==> flow/design.v <==
module pow2_LUT(
    input logic [1:0] selector, 
    output logic [31:0] out
);
always_comb 
begin
    case(selector)
        2'b00: out = 32'b1_0000000000000000000000000000000;
        2'b01: out = 32'b0_1101011101000100111111001100101;
        2'b10: out = 32'b0_1011010100000100111100110011001;
        2'b11: out = 32'b0_1001100000110111111100000101000;
        default: out = 'b0;
    endcase
end
endmodule
module LPW_pow2 #(
    parameter POW_FW = 15, 
    parameter POW_BW = 16,
    parameter BW = 8, 
    parameter FW = 2
)(
    input [BW-1:0] vec_in,
    output [POW_BW-1:0] vec_out
);
wire [BW-1:FW] int_part;
wire [FW-1:0] frac_part;
wire [BW-1:FW] shift_int;
wire [31:0] LUT_out;
wire [31:0] LUT_inter;
wire [BW-1:0] comp_in;
assign comp_in = ~vec_in + 1;
assign int_part = comp_in[BW-1:FW];
assign frac_part = comp_in[FW-1:0];
pow2_LUT LUT(
    .selector(frac_part),
    .out(LUT_out)
);
assign LUT_inter = LUT_out >> int_part;
assign vec_out = LUT_inter[31:16];
endmodule
module pow2 #(
    parameter BW = 8,
    parameter VEC_SIZE = 5,
    parameter FW = 2,
    parameter POW_BW = 16,
    parameter POW_FW = 15
)(
    input [VEC_SIZE-1:0][BW-1:0] vec_in,
    input [BW-1:0] max_in,
    output [VEC_SIZE-1:0][POW_BW-1:0] pow_out
);
wire [VEC_SIZE-1:0][BW-1:0] normed_in;
genvar i;
generate
    for(i = 0; i < VEC_SIZE; i++)
    begin : c
        assign normed_in[i] = vec_in[i] - max_in;
    end
endgenerate
generate
    for (i = 0; i < VEC_SIZE; i++)
    begin : pow_gen
        LPW_pow2 #(.BW(BW), .FW(FW), .POW_BW(POW_BW), .POW_FW(POW_FW)) power_linear (
            .vec_in(normed_in[i]),
            .vec_out(pow_out[i])
        );
    end
endgenerate
endmodule
module int_max #(
    parameter BW = 8,
    parameter FW = 2,
    parameter VEC_SIZE = 5
    )(
    input wire [VEC_SIZE-1:0][BW-1:0] int_max_in,
    output wire [BW-1:0] max_out
);
wire [2*VEC_SIZE-1:1][BW-1:0] int_max_tree;
function [BW-1:0] ciel;
    input [BW-1:0] in_val;
    begin
        if(in_val[FW-1:0] != 0)
        begin
            ciel = {in_val[BW-1:FW], 2'b00} + {{BW-3{1'b0}},3'b100};
        end
        else
        begin
            ciel = {in_val[BW-1:FW], 2'b00};
        end
    end
endfunction
genvar i;
generate
    for(i = 0; i < VEC_SIZE; i = i + 1)
    begin : base
        assign int_max_tree[i + VEC_SIZE] = ciel(int_max_in[i]);
    end
    for(i = VEC_SIZE-1; i > 0; i = i - 1)
    begin : rest
        assign int_max_tree[i] = ($signed(int_max_tree[i*2]) < $signed(int_max_tree[i*2 + 1]))? int_max_tree[i*2+1] : int_max_tree[i*2];
    end
endgenerate
assign max_out = int_max_tree[1];
endmodule
module reduction #(
    parameter BW = 16,
    parameter FW = 15,
    parameter OUT_BW = 16,
    parameter OUT_FW = 6,
    parameter VEC_SIZE = 5
)(
    input wire [VEC_SIZE-1:0][BW-1:0] vec_in,
    output wire [OUT_BW-1:0] vec_out
);
    wire [2*VEC_SIZE-1:1][31:0] tree;
    genvar i;
    generate
        for(i = 0; i < VEC_SIZE; i++)
        begin : a
            assign tree[i + VEC_SIZE] = {{(32-BW){1'b0}}, vec_in[i]};
        end
        for(i = VEC_SIZE-1; i > 0; i--)
        begin : b
            assign tree[i] = tree[2*i] + tree[2*i+1];
        end
    endgenerate
    assign vec_out = tree[1][24:9];
endmodule
module unnormed_softmax #(
    parameter BW = 8,
    parameter FW = 2,
    parameter POW_BW = 16,
    parameter POW_FW = 15,
    parameter ACCUM_BW = 16,
    parameter ACCUM_FW = 6,
    parameter VEC_SIZE = 4
)(
    input [VEC_SIZE-1:0][BW-1:0] vec_in,
    output [VEC_SIZE-1:0][POW_BW-1:0] vec_out,
    output [BW-1:0] max_out,
    output [ACCUM_BW-1:0] sum_out
);
    wire [BW-1:0] max_val;
    int_max #(.BW(BW), .FW(FW), .VEC_SIZE(VEC_SIZE)) max_instance(
        .int_max_in(vec_in),
        .max_out(max_val)
    );
    wire [VEC_SIZE-1:0][POW_BW-1:0] pow_vals;
    pow2 #( .BW(BW), .VEC_SIZE(VEC_SIZE), .FW(FW), .POW_BW(POW_BW), .POW_FW(POW_FW)) pow_2_unit(
        .vec_in(vec_in),
        .max_in(max_val),
        .pow_out(pow_vals)
    );
    wire [ACCUM_BW-1:0] sum;
    reduction #(.BW(POW_BW), .FW(POW_FW), .OUT_BW(ACCUM_BW), .OUT_FW(ACCUM_FW), .VEC_SIZE(VEC_SIZE)) accum_unit(
        .vec_in(pow_vals),
        .vec_out(sum)
    );
    assign vec_out = pow_vals;
    assign sum_out = sum;
    assign max_out = max_val;
endmodule
module reciep_MLUT (
    input logic [3:0] selector,
    output logic [15:0] value
);
always_comb 
begin  
    case(selector)
        'd0: value = 16'b1000000001000001;
        'd1: value = 16'b1111111111100000;
        'd2: value = 16'b1111111111110110;
        'd3: value = 16'b1111111111111011;
        'd4: value = 16'b1111111111111101;
        'd5: value = 16'b1111111111111110;
        'd6: value = 16'b1111111111111111;
        'd7: value = 16'b1111111111111111;
        'd8: value = 16'b0;
        'd9: value = 16'b0; 
        default:
        value = 'b0;
    endcase
end
endmodule
module reciep_CLUT (
    input logic [3:0] selector,
    output logic [31:0] value
);
always_comb 
begin  
    case(selector)
        'd0: value = 32'b00000000000111111111111111000000;
        'd1: value = 32'b00000000000000000001100000000000;
        'd2: value = 32'b00000000000000000000110101010101;
        'd3: value = 32'b00000000000000000000100101010101;
        'd4: value = 32'b00000000000000000000011100110011;
        'd5: value = 32'b00000000000000000000010111011101;
        'd6: value = 32'b00000000000000000000010001001001;
        'd7: value = 32'b00000000000000000000110101010101;
        'd8: value = 32'b00000000000000000000001111000111;
        'd9: value = 32'b00000000000000000000001101100000;
        default:
        value = 'b0;
    endcase
end
endmodule
module norm #(
    parameter BW = 8,
    parameter ACCUM_BW = 16,
    parameter ACCUM_FW = 6,
    parameter VEC_SIZE = 10
)(
    input [VEC_SIZE-1:0][ACCUM_BW-1:0] vec_in,
    input [ACCUM_BW-1:0] denom_in,
    input [BW-1:0] max,
    output [VEC_SIZE-1:0][31:0] vec_out
);
logic [3:0] sel_wire;
assign sel_wire = denom_in[ACCUM_FW+3:ACCUM_FW];
wire [15:0] m_val;
wire [31:0] c_val;
wire [31:0] reciep_val_mult;
wire [31:0] reciep_val;
reciep_MLUT MLUT(
    .selector(sel_wire),
    .value(m_val)
);
reciep_CLUT CLUT(
    .selector(sel_wire),
    .value(c_val)
);
assign reciep_val_mult = m_val *  denom_in;
assign reciep_val = reciep_val_mult + c_val;
wire [VEC_SIZE-1:0][31:0] div_out;
genvar i;
generate
    for(i = 0; i < VEC_SIZE; i++) 
    begin : a
        assign div_out[i] = vec_in[i] * reciep_val;
    end
endgenerate
generate
    for(i = 0; i < VEC_SIZE; i++) 
    begin : p
        assign vec_out[i] = div_out[i];
    end
endgenerate
endmodule
module softermax #(
    parameter BW = 8,
    parameter FW = 2,
    parameter POW_BW = 16,
    parameter POW_FW = 6,
    parameter ACCUM_BW = 16,
    parameter ACCUM_FW = 6,
    parameter VEC_SIZE = 10
)(
    input clk,
    input  [VEC_SIZE*BW-1:0] unnormed_in,
    output [VEC_SIZE*32-1:0] final_softmax
);
    logic [ACCUM_BW-1:0] sum_out;
    logic [VEC_SIZE-1:0][POW_BW-1:0] pow_out;
    logic [BW-1:0] max_out;
    logic [ACCUM_BW-1:0] sum_out_q;
    logic [VEC_SIZE-1:0][POW_BW-1:0] pow_out_q;
    logic [BW-1:0] max_out_q;
    logic [VEC_SIZE-1:0][31:0] soft_out;
    logic [VEC_SIZE-1:0][31:0] soft_out_q;
    logic [VEC_SIZE-1:0][BW-1:0] unnormed_in_q;
    always_ff @(posedge clk)
    begin
        unnormed_in_q <= unnormed_in;
        sum_out_q <= sum_out;
        pow_out_q <= pow_out;
        max_out_q <= max_out;
        soft_out_q <= soft_out;
    end
    unnormed_softmax #(.VEC_SIZE(VEC_SIZE), .BW(BW), .FW(FW), .POW_BW(POW_BW), .POW_FW(POW_FW), .ACCUM_BW(ACCUM_BW), .ACCUM_FW(ACCUM_FW)) unnormed_instance(
        .vec_in(unnormed_in_q),
        .vec_out(pow_out),
        .sum_out(sum_out),
        .max_out(max_out)
    );
    norm #(.VEC_SIZE(VEC_SIZE), .BW(BW), .ACCUM_BW(ACCUM_BW), .ACCUM_FW(ACCUM_FW)) norm_unit(
        .vec_in(pow_out_q),
        .denom_in(sum_out_q),
        .max(max_out_q),
        .vec_out(soft_out)
    );
    assign final_softmax = soft_out_q;
endmodule
# ---- Tool chain data of softermax
# What the tools print for softermax, step after step.
# Line numbers count from 1 in the design file above.
# Operators: Yosys type, input widths -> output width; for muxes data width and select width s.
# Not given: n/a
dict set report setup {
  design {softermax}
  clock {clk}
  cell_library {sky130hd}
  lib_corner {tt_025C_1v80}
}

# ---- After elaboration
# Source: Yosys, flattened and elaborated, memories not mapped. Widths are those after wreduce; folded enables and synchronous resets count as part of the registers. Print and check cells do not count.
# Yosys's memory passes give these memory sizes; they may raise the number of words (mostly to a power of two), join words into wider ones and drop unused or constant bits.
dict set report word_totals {
  input_bits 81
  n_memories 2
  romBits 592
  register_bits 576
  out_inout_bits 320
  clocked_rd_ports_x_width 37
}
# name size word_bits read_ports write_ports line
set mem_list {}
lappend mem_list {{(name not given)} 16 21 1 0 191} ;# case(selector)
lappend mem_list {{(name not given)} 16 16 1 0 169} ;# case(selector)
dict set report classes {
  mul 11
  add_sub_neg 40
  logic 10
  equal 30
  compare 9
  shift 10
  n_mux 29
  n_reduce_logical 20
}
# op count
set ops {}
lappend ops {{$mul 16x32->32} 10}
lappend ops {{$pmux 32 s4} 10}
lappend ops {{$mul 16x16->32} 1}
lappend ops {{$shr 32x6->32} 10}
lappend ops {{$mux 8} 19}
lappend ops {{$add 16x16->17} 5}
lappend ops {{$add 8x1->8 const B} 10}
lappend ops {{$add 8x3->8 const B} 10}
lappend ops {{$sub 8x8->8} 10}
lappend ops {{$not 8->8} 10}
lappend ops {{$lt 8x8->1} 9}
lappend ops {{$eq 2x2->1 const B} 20}
lappend ops {{$add 17x17->18} 2}
lappend ops {{$add 32x32->32} 1}
lappend ops {{$add 25x17->25} 1}
lappend ops {{$add 25x18->25} 1}
lappend ops {{$eq 2x1->1 const B} 10}
lappend ops {{$logic_not 2->1} 10}
lappend ops {{$reduce_bool 2->1} 10}

# ---- Depth
# Longest topological path by Yosys (ltp), each cell counted once; first at word level (registers and memories cut), then after technology mapping (sequential cells cut; the memories' decode and read muxes count).
dict set report logic_depth {
  word_depth 20
  abc_area 0
  mapped_depth 97
  mapped_depth_nobuf 95
}

# ---- After synthesis
# Source: synth_stat.txt of the flow (Yosys; design flattened, memories mapped). It holds for the ABC_AREA given above (unset counts as 0); a run with the other value may have another netlist.
dict set report mapped {
  sequential_area_um2 11851.4
  buf_cells 890
  area_um2 145304.4
  cell_count 16380
  flip_flops 592
}
# cell_type count area_total_um2
set by_type {}
lappend by_type {sky130_fd_sc_hd__fa_1 3253 6.51E+04}
lappend by_type {sky130_fd_sc_hd__inv_1 3512 1.32E+04}
lappend by_type {sky130_fd_sc_hd__ha_1 997 1.25E+04}
lappend by_type {sky130_fd_sc_hd__dfxtp_1 592 1.19E+04}
lappend by_type {sky130_fd_sc_hd__nand2_1 2945 1.11E+04}
lappend by_type {sky130_fd_sc_hd__and2_1 1181 7.39E+03}
lappend by_type {sky130_fd_sc_hd__xnor2_1 505 4.42E+03}
lappend by_type {sky130_fd_sc_hd__clkbuf_1 831 3.12E+03}
lappend by_type {sky130_fd_sc_hd__a21oi_1 372 1.86E+03}
lappend by_type {sky130_fd_sc_hd__nor2_1 352 1.32E+03}
lappend by_type {sky130_fd_sc_hd__xor2_1 149 1.31E+03}
lappend by_type {sky130_fd_sc_hd__mux2i_1 111 1.11E+03}
lappend by_type {sky130_fd_sc_hd__o21ai_0 183 915.878}
lappend by_type {sky130_fd_sc_hd__nor2b_1 143 894.608}
lappend by_type {sky130_fd_sc_hd__nand2b_1 141 882.096}
lappend by_type {sky130_fd_sc_hd__xnor3_1 33 743.213}
lappend by_type {sky130_fd_sc_hd__o21bai_1 95 713.184}
lappend by_type {sky130_fd_sc_hd__nor3_1 136 680.653}
# Not listed: further types 80, cells in them 849.
# The figures by module come from a second, unflattened synthesis with its own total; it is not the netlist above.
dict set report unflattened {
  cells_unflattened 17670
  hier_area_um2 156662.8
}
# Each row is one instance without its submodules.
# mod seq_area_um2 cells mod_area_um2 n_inst
set modules {}
lappend modules {norm 0.0 14363 123181.9 1}
lappend modules {softermax 11691.2 584 11691.2 1}
lappend modules {LPW_pow2 0.0 114 883.3 10}
lappend modules {reduction 0.0 351 3749.8 1}
lappend modules {int_max 0.0 424 3138.0 1}
lappend modules {pow2 0.0 390 2882.8 1}
lappend modules {pow2_LUT 0.0 34 261.5 10}
lappend modules {reciep_CLUT 0.0 51 389.1 1}
lappend modules {reciep_MLUT 0.0 27 181.4 1}
lappend modules {unnormed_softmax 0.0 0 0.0 1}

# ---- Worst setup path after synthesis
# Source: OpenSTA report_checks on the synthesized netlist (no wires, ideal clock, input and output delay 20% of the period each), path of least setup slack; recovery checks are left aside. Register names are those of the netlist, which keeps one name where synthesis merged equal registers.
dict set report synth_timing {
  kind {reg2reg}
  start {reg unnormed_in_q}
  end {reg (name not given)}
  t_first_pin_ns 0.000
  tclk_ns 17.5
  delay_ns 17.950
  path_slack_ns -0.450
  setup_time_ns 0.135
  arrival_time_ns 17.815
  path_stages 93
  n_path_buf 5
  synth_period_reached_ns 17.95
}
# "delay_ns" is the arrival time less input delay plus setup time.
# "path_stages" counts driving pins, that of a launching flip-flop among them; a cell with two outputs on the path counts twice.
# "synth_period_reached_ns" is the clock period less the worst setup slack; recovery checks do not enter. This is arithmetic on one report: input and output delays are still those of the set period (20% each).
# Where an end lacks its bit number, it is one bit of the signal, or one of the new flip-flops if synthesis recoded a state register.
# The rows between start and end are the longest chain of elaborated cells between them; the timing report does not say that the signal goes this way. Where chains are equally long, one stands for them.
# Each line given opens the expression or statement behind the cell; cells for indexed reads and writes are added by Yosys, which also makes memories of some case tables.
dict set report synth_via {
  path_cell_list {sky130_fd_sc_hd__dfxtp_1 sky130_fd_sc_hd__clkbuf_1 sky130_fd_sc_hd__inv_1 sky130_fd_sc_hd__ha_1 sky130_fd_sc_hd__buf_2 sky130_fd_sc_hd__nor2b_1 sky130_fd_sc_hd__xnor2_1 sky130_fd_sc_hd__ha_1 sky130_fd_sc_hd__a21o_1 sky130_fd_sc_hd__o22ai_1 sky130_fd_sc_hd__nand3_1 sky130_fd_sc_hd__a21oi_2 sky130_fd_sc_hd__mux2i_1 sky130_fd_sc_hd__inv_1 sky130_fd_sc_hd__ha_1 sky130_fd_sc_hd__nor2_1 sky130_fd_sc_hd__nand2_1 sky130_fd_sc_hd__nor2_1 [57 not listed] sky130_fd_sc_hd__inv_1 sky130_fd_sc_hd__fa_1 sky130_fd_sc_hd__inv_1 sky130_fd_sc_hd__ha_1 sky130_fd_sc_hd__and4_1 sky130_fd_sc_hd__nand4_1 sky130_fd_sc_hd__o31a_1 sky130_fd_sc_hd__a31oi_1 sky130_fd_sc_hd__o21a_1 sky130_fd_sc_hd__nor3_2 sky130_fd_sc_hd__or2_2 sky130_fd_sc_hd__inv_1 sky130_fd_sc_hd__ha_1 sky130_fd_sc_hd__inv_1 sky130_fd_sc_hd__a211oi_1 sky130_fd_sc_hd__a211oi_1 sky130_fd_sc_hd__a31oi_1 sky130_fd_sc_hd__o211ai_1}
  elab_chain_len 20
  cone_cells 109
  cone_lines 7
  classes_between {add/sub (29); compare (4); eq/ne (30); shift (10); mux (15); logic (10); reduce/logical (11)}
}
# item line
set synth_rtl {}
lappend synth_rtl {{start, declared} 270} ;# logic [VEC_SIZE-1:0][BW-1:0] unnormed_in_q;
lappend synth_rtl {{start, assigned} 273} ;# unnormed_in_q <= unnormed_in;
lappend synth_rtl {{$reduce_bool 2->1} 82} ;# if(in_val[FW-1:0] != 0)
lappend synth_rtl {{$mux 8} 82}
lappend synth_rtl {{$lt 8x8->1} 100} ;# assign int_max_tree[i] = ($signed(int_max_tree[i*2]) < $signed(int_max_tree[i*2 + 1]))? int_max_tree[i*2+1] : ...
lappend synth_rtl {{$mux 8} 100}
lappend synth_rtl {{$lt 8x8->1} 100}
lappend synth_rtl {{$mux 8} 100}
lappend synth_rtl {{$lt 8x8->1} 100}
lappend synth_rtl {{[6 not listed]} n/a}
lappend synth_rtl {{$eq 2x2->1} 7} ;# case(selector)
lappend synth_rtl {{$pmux 32 s4} 7}
lappend synth_rtl {{$shr 32x6->32} 38} ;# assign LUT_inter = LUT_out >> int_part;
lappend synth_rtl {{$add 16x16->17} 124} ;# assign tree[i] = tree[2*i] + tree[2*i+1];
lappend synth_rtl {{$add 17x17->18} 124}
lappend synth_rtl {{$add 25x17->25} 124}
lappend synth_rtl {{$add 25x18->25} 124}
# Some nets on the timed path still bear RTL names; the line given drives or declares the net.
# signal line
set synth_nets {}
lappend synth_nets {sum_out[7] 124}

# ---- Path in the finished layout
# Path of least setup slack in the final report of run 1 (OpenROAD, finished layout, wires in). Where an end is a register, its clock arrival counts in the times.
dict set report layout_timing {
  kind {reg2reg}
  start {reg unnormed_in_q}
  end {reg (name not given)}
  n_path_buf 13
  setup_time_ns 0.14
  t_first_pin_ns 0.91
  path_slack_ns -5.59
  tclk_ns 11.7
  arrival_time_ns 18.09
  path_stages 95
}
# Where an end lacks its bit number, it is one bit of the signal, or one of the new flip-flops if synthesis recoded a state register.
# The rows between start and end are the longest chain of elaborated cells between them; the timing report does not say that the signal goes this way. Where chains are equally long, one stands for them.
dict set report layout_via {
  path_cell_list {sky130_fd_sc_hd__dfxtp_4 sky130_fd_sc_hd__inv_4 sky130_fd_sc_hd__ha_4 sky130_fd_sc_hd__buf_8 sky130_fd_sc_hd__inv_8 sky130_fd_sc_hd__nand2_2 sky130_fd_sc_hd__xnor2_4 sky130_fd_sc_hd__ha_4 sky130_fd_sc_hd__a21o_1 sky130_fd_sc_hd__o22ai_2 sky130_fd_sc_hd__nand3_2 sky130_fd_sc_hd__a21oi_4 sky130_fd_sc_hd__mux2i_2 sky130_fd_sc_hd__inv_1 sky130_fd_sc_hd__ha_2 sky130_fd_sc_hd__nor3_1 sky130_fd_sc_hd__mux2i_1 sky130_fd_sc_hd__o31a_1 [59 not listed] sky130_fd_sc_hd__ha_4 sky130_fd_sc_hd__inv_1 sky130_fd_sc_hd__o21bai_1 sky130_fd_sc_hd__a21oi_4 sky130_fd_sc_hd__nor2b_4 sky130_fd_sc_hd__o21ai_2 sky130_fd_sc_hd__o31a_1 sky130_fd_sc_hd__a31oi_4 sky130_fd_sc_hd__o21a_4 sky130_fd_sc_hd__o21a_1 sky130_fd_sc_hd__or2_4 sky130_fd_sc_hd__clkinv_4 sky130_fd_sc_hd__ha_4 sky130_fd_sc_hd__inv_2 sky130_fd_sc_hd__a211oi_2 sky130_fd_sc_hd__a211oi_1 sky130_fd_sc_hd__a31oi_1 sky130_fd_sc_hd__o211ai_1}
  elab_chain_len 20
  cone_cells 109
  cone_lines 7
  classes_between {add/sub (29); compare (4); eq/ne (30); shift (10); mux (15); logic (10); reduce/logical (11)}
}
# item line
set layout_rtl {}
lappend layout_rtl {{start, declared} 270} ;# logic [VEC_SIZE-1:0][BW-1:0] unnormed_in_q;
lappend layout_rtl {{start, assigned} 273} ;# unnormed_in_q <= unnormed_in;
lappend layout_rtl {{$reduce_bool 2->1} 82} ;# if(in_val[FW-1:0] != 0)
lappend layout_rtl {{$mux 8} 82}
lappend layout_rtl {{$lt 8x8->1} 100} ;# assign int_max_tree[i] = ($signed(int_max_tree[i*2]) < $signed(int_max_tree[i*2 + 1]))? int_max_tree[i*2+1] : ...
lappend layout_rtl {{$mux 8} 100}
lappend layout_rtl {{$lt 8x8->1} 100}
lappend layout_rtl {{$mux 8} 100}
lappend layout_rtl {{$lt 8x8->1} 100}
lappend layout_rtl {{[6 not listed]} n/a}
lappend layout_rtl {{$eq 2x2->1} 7} ;# case(selector)
lappend layout_rtl {{$pmux 32 s4} 7}
lappend layout_rtl {{$shr 32x6->32} 38} ;# assign LUT_inter = LUT_out >> int_part;
lappend layout_rtl {{$add 16x16->17} 124} ;# assign tree[i] = tree[2*i] + tree[2*i+1];
lappend layout_rtl {{$add 17x17->18} 124}
lappend layout_rtl {{$add 25x17->25} 124}
lappend layout_rtl {{$add 25x18->25} 124}
# Some nets on the timed path still bear RTL names; the line given drives or declares the net.
# signal line
set layout_nets {}
lappend layout_nets {sum_out[7] 124}

; Flow measurements of softermax on sky130hd: 4 stored runs with different settings, listed in no order. Input and output delays are each 20% of the period that was set; the output load is 0.01 pF.
; "timing.achieved_period_ns" = clock period - worst setup slack. The figure is calculated, with input and output delays left at 20% of the set period.
; "worst_path_time_ns" = time allowed to the worst setup path (clock period - input delay - output delay, where it has them) - its slack; a late launch clock adds to it, a late capture clock takes from it.

[run 1: settings]
CAP_MARGIN = 10
CORE_UTILIZATION = 19
CTS_CLUSTER_SIZE = 26
GPL_TIMING_DRIVEN = 0
PLACE_DENSITY_LB_ADDON = 0.23
SLEW_MARGIN = 0
period_ns = 11.7
CORE_MARGIN = 2
[run 1: results]
utilization_pct = 23.8
worst_path_time_ns = 17.29
timing.worst_path_kind = reg2reg
synth_chip_area_um2 = 145304.4
setupTns_ns = -197.409
final_die_area_um2 = 771771.0
ws_setup_ns = -5.588
timing.achieved_period_ns = 17.288

[run 2: settings]
CORE_ASPECT_RATIO = 1.06
CTS_CLUSTER_SIZE = 77
MAX_ROUTING_LAYER = met4
PLACE_DENSITY_LB_ADDON = 0.26
period_ns = 17.5
CAP_MARGIN = 20
CORE_MARGIN = 2
CORE_UTILIZATION = 40
SLEW_MARGIN = 20
[run 2: results]
final_die_area_um2 = 368101.0
worst_path_time_ns = 17.15
timing.worst_path_kind = reg2reg
utilization_pct = 44.4
synth_chip_area_um2 = 145304.4
setupTns_ns = 0.000
timing.achieved_period_ns = 17.149
ws_setup_ns = 0.351

[run 3: settings]
CELL_PAD_IN_SITES_DETAIL_PLACEMENT = 1
CELL_PAD_IN_SITES_GLOBAL_PLACEMENT = 3
CORE_ASPECT_RATIO = 1.03
CORE_MARGIN = 4
CORE_UTILIZATION = 18
CTS_CLUSTER_DIAMETER = 215
CTS_CLUSTER_SIZE = 92
GPL_ROUTABILITY_DRIVEN = 0
MIN_ROUTING_LAYER = met2
SETUP_SLACK_MARGIN = 4.48
SLEW_MARGIN = 30
period_ns = 22.7
CAP_MARGIN = 20
[run 3: results]
ws_setup_ns = 5.217
utilization_pct = 20.8
timing.achieved_period_ns = 17.483
setupTns_ns = 0.000
worst_path_time_ns = 17.48
timing.worst_path_kind = reg2reg
synth_chip_area_um2 = 145304.4
final_die_area_um2 = 821684.0

[run 4: settings]
ABC_AREA = 1
CAP_MARGIN = 15
CORE_ASPECT_RATIO = 0.58
CORE_MARGIN = 3
CTS_CLUSTER_SIZE = 85
GPL_ROUTABILITY_DRIVEN = 1
GPL_TIMING_DRIVEN = 0
MAX_ROUTING_LAYER = met4
PLACE_DENSITY_LB_ADDON = 0.26
SLEW_MARGIN = 40
TNS_END_PERCENT = 75
period_ns = 17.5
CORE_UTILIZATION = 40
[run 4: results]
setupTns_ns = 0.000
synth_chip_area_um2 = 141863.6
timing.achieved_period_ns = 16.349
ws_setup_ns = 1.151
final_die_area_um2 = 362108.0
utilization_pct = 45.6
worst_path_time_ns = 16.35
timing.worst_path_kind = reg2reg
